==> flow/design.v <==
`timescale 1ns / 1ps
module fifo #(
    parameter DATA_WIDTH = 16,
    parameter DEPTH = 64, 
    parameter ALMOST_FULL_THRESH = 56,
    parameter ALMOST_EMPTY_THRESH = 8
)(
    input                   clk,
    input                   rst_n,        
    input                   wr_en,
    input  [DATA_WIDTH-1:0] wr_data,
    input                   rd_en,
    output reg [DATA_WIDTH-1:0] rd_data,
    output                  full,
    output                  empty,
    output                  almost_full,
    output                  almost_empty,
    output                  overflow_err,
    output                  underflow_err,
    output [DATA_WIDTH-1:0] fifo_count
);
    function integer clog2;
        input integer value;
        integer i;
        begin
            clog2 = 0;
            for (i = value-1; i > 0; i = i >> 1)
                clog2 = clog2 + 1;
        end
    endfunction
    localparam ADDR_WIDTH = clog2(DEPTH);
    reg [DATA_WIDTH-1:0] mem [0:DEPTH-1];
    reg [ADDR_WIDTH-1:0] write_pointer;    
    reg [ADDR_WIDTH-1:0] read_pointer;     
    reg [clog2(DEPTH+1)-1:0] count;        
    reg overflow_flag, underflow_flag;
    assign full         = (count == DEPTH);
    assign empty        = (count == 0);
    assign almost_full  = (count >= ALMOST_FULL_THRESH);
    assign almost_empty = (count <= ALMOST_EMPTY_THRESH);
    assign overflow_err = overflow_flag;
    assign underflow_err= underflow_flag;
    assign fifo_count   = count;
    always @(posedge clk) begin
        if (wr_en && !full)
            mem[write_pointer] <= wr_data;
    end
    always @(posedge clk or negedge rst_n) begin
        if (!rst_n) begin
            write_pointer <= 0;
        end else if (wr_en) begin
            if (!full) begin
                write_pointer <= write_pointer + 1'b1;
            end
        end
    end
    always @(posedge clk or negedge rst_n) begin
        if (!rst_n) begin
            read_pointer <= 0;
            rd_data <= 0;
        end else if (rd_en) begin
            if (!empty) begin
                rd_data <= mem[read_pointer];
                read_pointer <= read_pointer + 1'b1;
            end
        end
    end
    always @(posedge clk or negedge rst_n) begin
        if (!rst_n) begin
            count <= 0;
        end else begin
            case ({wr_en && !full, rd_en && !empty})
                2'b10: count <= count + 1'b1; 
                2'b01: count <= count - 1'b1;
                default: count <= count;      
            endcase
        end
    end
    always @(posedge clk or negedge rst_n) begin
        if (!rst_n) begin
            overflow_flag  <= 1'b0;
            underflow_flag <= 1'b0;
        end else begin
            if (wr_en && full)
                overflow_flag <= 1'b1;
            else if (overflow_flag && rd_en && !empty)
                overflow_flag <= 1'b0;
            if (rd_en && empty)
                underflow_flag <= 1'b1;
            else if (underflow_flag && wr_en && !full)
                underflow_flag <= 1'b0;
        end
    end
endmodule
Tool chain data of fifo:

Tool output for the design above, in the order of the flow.
Lines are those of the file above, counted from 1.
Not given: -

* top: fifo
* clock input: clk
* standard-cell library: sky130hd
* timing corner: tt_025C_1v80

Elaborated design:

Counts by Yosys on the flattened word-level netlist (proc, flatten, opt, wreduce; memories kept). Register bits leave out memories and registers merged into their read ports (data or address). Print and check cells are left out. Cells with the same type and inputs are merged into one.
Memory sizes are those after Yosys's memory passes, which may raise the word count (mostly to a power of two), join words into wider ones and drop unused or constant bits.

* register bits: 21
* latch bits: 0
* bits in writable memories: 1024
* ROM bits: 0
* word width x clocked read ports: 16
* memories: 1
* bits of input ports: 20
* output and inout bits: 38
* cells after elaboration: 42

Memory list
* mem: depth 64, width 16, read ports 1, write ports 1, RTL line 32 `reg [DATA_WIDTH-1:0] mem [0:DEPTH-1];`

* $add $sub $neg: 4
* multiply operators: 0
* div/mod/pow operators: 0
* order comparisons: 2
* equality and inequality tests: 3
* shifts and indexed selects: 0
* muxes and demuxes: 8
* bitwise logic cells: 2
* reductions and logical operators: 17

Operator list (number)
* 16-bit 2-to-1 mux: 1
* 7-bit case mux with 2-bit select: 1
* 6-bit by 1-bit adder with 6-bit output with constant B: 2
* 1-bit logical AND: 8
* 7-bit by 1-bit adder with 7-bit output with constant B: 1
* 7-bit by 1-bit subtractor with 7-bit output with constant B: 1
* 7-bit by 4-bit <= comparator with 1-bit output with constant B: 1
* 7-bit by 6-bit >= comparator with 1-bit output with constant B: 1
* 7-bit == test with constant B: 1
* 7-bit logical NOT: 1
* 2-bit nonzero test: 3
* 6-bit 2-to-1 mux: 1
* 1-bit 2-to-1 mux: 5
* 2-bit AND reduction: 2
* 1-bit logical NOT: 3
* 1-bit inverter: 2
* 2-bit by 1-bit == test with 1-bit output with constant B: 1
* 2-bit == test with constant B: 1

Depth:

Depth = most cells in a row (Yosys ltp): at word level without a register or memory, in the mapped netlist without a sequential cell, where the memories' decode and read muxes count.

* depth after elaboration: 5
* ABC_AREA: 0
* mapped depth: 15
* mapped depth without buffers: 11

Synthesis result:

Yosys stat after the flow's synthesis: flattened, memories mapped to cells. It holds for the ABC_AREA given above (unset counts as 0); a run with the other value may have another netlist.
The area totals of this step are shown rounded.

* mapped cells: 1993
* synthesis area: 41000 um^2
* area of sequential cells: 31700 um^2
* flip-flops: 1061
* buffer cells: 135

Cell types
* sky130_fd_sc_hd__edfxtp_1: number 1024, area in all 3.07E+04 um^2
* sky130_fd_sc_hd__mux4_2: number 176, area in all 3.96E+03 um^2
* sky130_fd_sc_hd__mux2i_1: number 128, area in all 1.28E+03 um^2
* sky130_fd_sc_hd__dfrtp_1: number 37, area in all 925.888 um^2
* sky130_fd_sc_hd__mux2_2: number 49, area in all 551.779 um^2
* sky130_fd_sc_hd__o22ai_1: number 51, area in all 319.056 um^2
* sky130_fd_sc_hd__a22oi_1: number 37, area in all 277.766 um^2
* sky130_fd_sc_hd__a22o_1: number 31, area in all 271.51 um^2
* sky130_fd_sc_hd__nor2_1: number 72, area in all 270.259 um^2
* sky130_fd_sc_hd__a211oi_1: number 32, area in all 240.23 um^2
* sky130_fd_sc_hd__buf_2: number 44, area in all 220.211 um^2
* sky130_fd_sc_hd__clkbuf_1: number 51, area in all 191.434 um^2
* sky130_fd_sc_hd__buf_4: number 19, area in all 142.637 um^2
* sky130_fd_sc_hd__a2bb2oi_1: number 16, area in all 140.134 um^2
* sky130_fd_sc_hd__nand4_1: number 20, area in all 125.12 um^2
* sky130_fd_sc_hd__a21oi_1: number 23, area in all 115.11 um^2
* sky130_fd_sc_hd__o221ai_1: number 13, area in all 113.859 um^2
* sky130_fd_sc_hd__xnor2_1: number 13, area in all 113.859 um^2

Not listed: further types 40, cells in them 157.

Timing after synthesis:

Path of least setup slack by OpenSTA after synthesis, without wires, with an ideal clock, recovery checks aside; 20% of the period is set as input and as output delay. Where synthesis merged equal registers, the netlist keeps one of their names.

* path kind: flip-flop to flip-flop
* start point: register count[2]
* end point: register count[4]
* period: 3.3 ns
* library setup time: 0.131 ns
* launch time at the first pin: 0.000 ns
* arrival: 3.423 ns
* data required time: 3.169 ns
* path slack: -0.254 ns
* delay of the path: 3.554 ns
* stages: 16
* buffers on the path: 4
* synthesis period reached: 3.554 ns

"delay of the path" is the arrival time less input delay plus setup time.
"stages": output pins that drive a net of the path, with the launching flip-flop's if there is one; two outputs of one cell count as two.
"synthesis period reached" = period - worst setup slack (recovery checks aside). The figure is calculated, with input and output delays left at 20% of the set period.
Between the ends stands the longest chain of elaborated cells between them, by number of cells; it is not shown to be the way that was timed. Of several equally long chains one is given.
Each line given opens the expression or statement behind the cell; cells for indexed reads and writes are added by Yosys, which also makes memories of some case tables.
At most two assigning lines are given for a register; there are more.

* cell sequence: sky130_fd_sc_hd__dfrtp_1 sky130_fd_sc_hd__buf_2 sky130_fd_sc_hd__or4_4 sky130_fd_sc_hd__buf_6 sky130_fd_sc_hd__o41a_1 sky130_fd_sc_hd__buf_6 sky130_fd_sc_hd__inv_4 sky130_fd_sc_hd__ha_1 sky130_fd_sc_hd__clkbuf_1 sky130_fd_sc_hd__xor2_1 sky130_fd_sc_hd__ha_1 sky130_fd_sc_hd__and3b_1 sky130_fd_sc_hd__o21ai_0 sky130_fd_sc_hd__a21oi_1 sky130_fd_sc_hd__a211o_1 sky130_fd_sc_hd__xnor2_1
* length of the longest elaborated chain: 5
* elaborated cells between the ends (all ways): 12
* classes of those cells: add/sub (2); eq/ne (3); mux (1); reduce/logical (6)

RTL lines, path after synthesis
* from (decl): RTL line 35 `reg [clog2(DEPTH+1)-1:0] count;`
* from (assign): RTL line 73 `2'b10: count <= count + 1'b1;`
* from (assign): RTL line 74 `2'b01: count <= count - 1'b1;`
* 7-bit logical NOT: RTL line 38 `assign empty        = (count == 0);`
* 1-bit logical NOT: RTL line 72 `case ({wr_en && !full, rd_en && !empty})`
* 1-bit logical AND: RTL line 72
* 2-bit by 1-bit == test with 1-bit output: RTL line 72
* 7-bit case mux with 2-bit select: RTL line 72
* to (assign): RTL line 73
* to (assign): RTL line 74
* to (decl): RTL line 35

Path in the finished layout:

From the final timing report of record 1: the path of least setup slack in the routed layout; clock arrival at registers is part of the times.

* path kind: flip-flop to flip-flop
* start point: register count[3]
* end point: register count[4]
* period: 5.07 ns
* library setup time: 0.12 ns
* launch time at the first pin: 0.65 ns
* arrival: 4.95 ns
* data required time: 5.60 ns
* path slack: 0.65 ns
* stages: 12
* buffers on the path: 0

Between the ends stands the longest chain of elaborated cells between them, by number of cells; it is not shown to be the way that was timed. Of several equally long chains one is given.
At most two assigning lines are given for a register; there are more.

* cell sequence: sky130_fd_sc_hd__dfrtp_1 sky130_fd_sc_hd__or4_4 sky130_fd_sc_hd__o21ai_2 sky130_fd_sc_hd__inv_1 sky130_fd_sc_hd__ha_1 sky130_fd_sc_hd__xor2_1 sky130_fd_sc_hd__ha_1 sky130_fd_sc_hd__and3b_1 sky130_fd_sc_hd__o21ai_0 sky130_fd_sc_hd__a21oi_1 sky130_fd_sc_hd__a211o_1 sky130_fd_sc_hd__xnor2_1
* length of the longest elaborated chain: 5
* elaborated cells between the ends (all ways): 12
* classes of those cells: add/sub (2); eq/ne (3); mux (1); reduce/logical (6)

RTL lines, path post-layout
* from (decl): RTL line 35 `reg [clog2(DEPTH+1)-1:0] count;`
* from (assign): RTL line 73 `2'b10: count <= count + 1'b1;`
* from (assign): RTL line 74 `2'b01: count <= count - 1'b1;`
* 7-bit logical NOT: RTL line 38 `assign empty        = (count == 0);`
* 1-bit logical NOT: RTL line 72 `case ({wr_en && !full, rd_en && !empty})`
* 1-bit logical AND: RTL line 72
* 2-bit by 1-bit == test with 1-bit output: RTL line 72
* 7-bit case mux with 2-bit select: RTL line 72
* to (assign): RTL line 73
* to (assign): RTL line 74
* to (decl): RTL line 35

--- measured runs ---
Record of 2 stored runs of the RTL-to-layout flow on fifo, platform sky130hd. The runs are unordered. Constraints: input delay and output delay 20% of the set period each, output load 0.01 pF.
"clock period reached" is the run's clock period less its worst setup slack. It is reckoned from that one timing run; input and output delays stay at 20% of the period that was set.
"critical setup path time" is the time allowed to the run's worst setup path (the clock period less input and output delay, where it has them) less its slack. Clock arrival times count: a late capture clock shortens it, a late launch clock lengthens it.
"power consumption" rests on the timing tool's default activity at the inputs, not on a simulated workload.
Results are given in rounded form.

### Record 1

==> flow/run.sh <==
#!/bin/bash
# the make line also repeats the synthesis and layout settings of config.mk as NAME=value (left out here)
make -C /OpenROAD-flow-scripts/flow DESIGN_CONFIG=/design/flow/config.mk WORK_HOME=/design/flow/orfs CLKGATE_MAP_FILE= finish
==> flow/config.mk <==
export PLATFORM = sky130hd
export DESIGN_NAME = fifo
export DESIGN_NICKNAME = fifo
export VERILOG_FILES = /design/flow/design.v
export SDC_FILE = /design/flow/constraint.sdc
export NUM_CORES = 4
export LEC_CHECK = 0
export CAP_MARGIN = 20
export CELL_PAD_IN_SITES_GLOBAL_PLACEMENT = 0
export CORE_ASPECT_RATIO = 1.22
export CORE_MARGIN = 2
export CORE_UTILIZATION = 56
export GPL_ROUTABILITY_DRIVEN = 0
export MAX_ROUTING_LAYER = met5
export MIN_ROUTING_LAYER = met1
export SETUP_SLACK_MARGIN = 0.34
export SLEW_MARGIN = 20
export TNS_END_PERCENT = 5
==> flow/constraint.sdc <==
create_clock -name core_clock -period 5.07 [get_ports {clk}]
set_input_delay 1.0140 -clock core_clock [delete_from_list [all_inputs] [get_ports {clk}]]
set_output_delay 1.0140 -clock core_clock [all_outputs]
set_load 0.01 [all_outputs]

Results of record 1:
- Clock period reached: 4.416 ns
- Overall die area: 75500 um^2
- Final setup TNS: 0.000 ns
- Critical setup path time: 4.42 ns
- Worst setup path kind: flip-flop to flip-flop
- Netlist area reported by Yosys: 41000 um^2
- Utilization after layout: 63.8%
- Area of the standard cells in the finished layout: 46300 um^2
- Setup slack of the worst path: 0.654 ns
- Power consumption: 0.025 W

### Record 2

==> flow/run.sh <==
#!/bin/bash
# the make line also repeats the synthesis and layout settings of config.mk as NAME=value (left out here)
make -C /OpenROAD-flow-scripts/flow DESIGN_CONFIG=/design/flow/config.mk WORK_HOME=/design/flow/orfs CLKGATE_MAP_FILE= finish
==> flow/config.mk <==
export PLATFORM = sky130hd
export DESIGN_NAME = fifo
export DESIGN_NICKNAME = fifo
export VERILOG_FILES = /design/flow/design.v
export SDC_FILE = /design/flow/constraint.sdc
export NUM_CORES = 4
export LEC_CHECK = 0
export CAP_MARGIN = 20
export CORE_MARGIN = 2
export CORE_UTILIZATION = 39
export PLACE_DENSITY = 0.6
export SLEW_MARGIN = 20
==> flow/constraint.sdc <==
create_clock -name core_clock -period 3.12 [get_ports {clk}]
set_input_delay 0.6240 -clock core_clock [delete_from_list [all_inputs] [get_ports {clk}]]
set_output_delay 0.6240 -clock core_clock [all_outputs]
set_load 0.01 [all_outputs]

Results of record 2:
- Clock period reached: 2.962 ns
- Final setup TNS: 0.000 ns
- Critical setup path time: 2.34 ns
- Worst setup path kind: flip-flop to output port
- Netlist area reported by Yosys: 41000 um^2
- Power consumption: 0.041 W
- Area of the standard cells in the finished layout: 47800 um^2
- Overall die area: 108000 um^2
- Utilization after layout: 45.6%
- Setup slack of the worst path: 0.158 ns
--- end ---
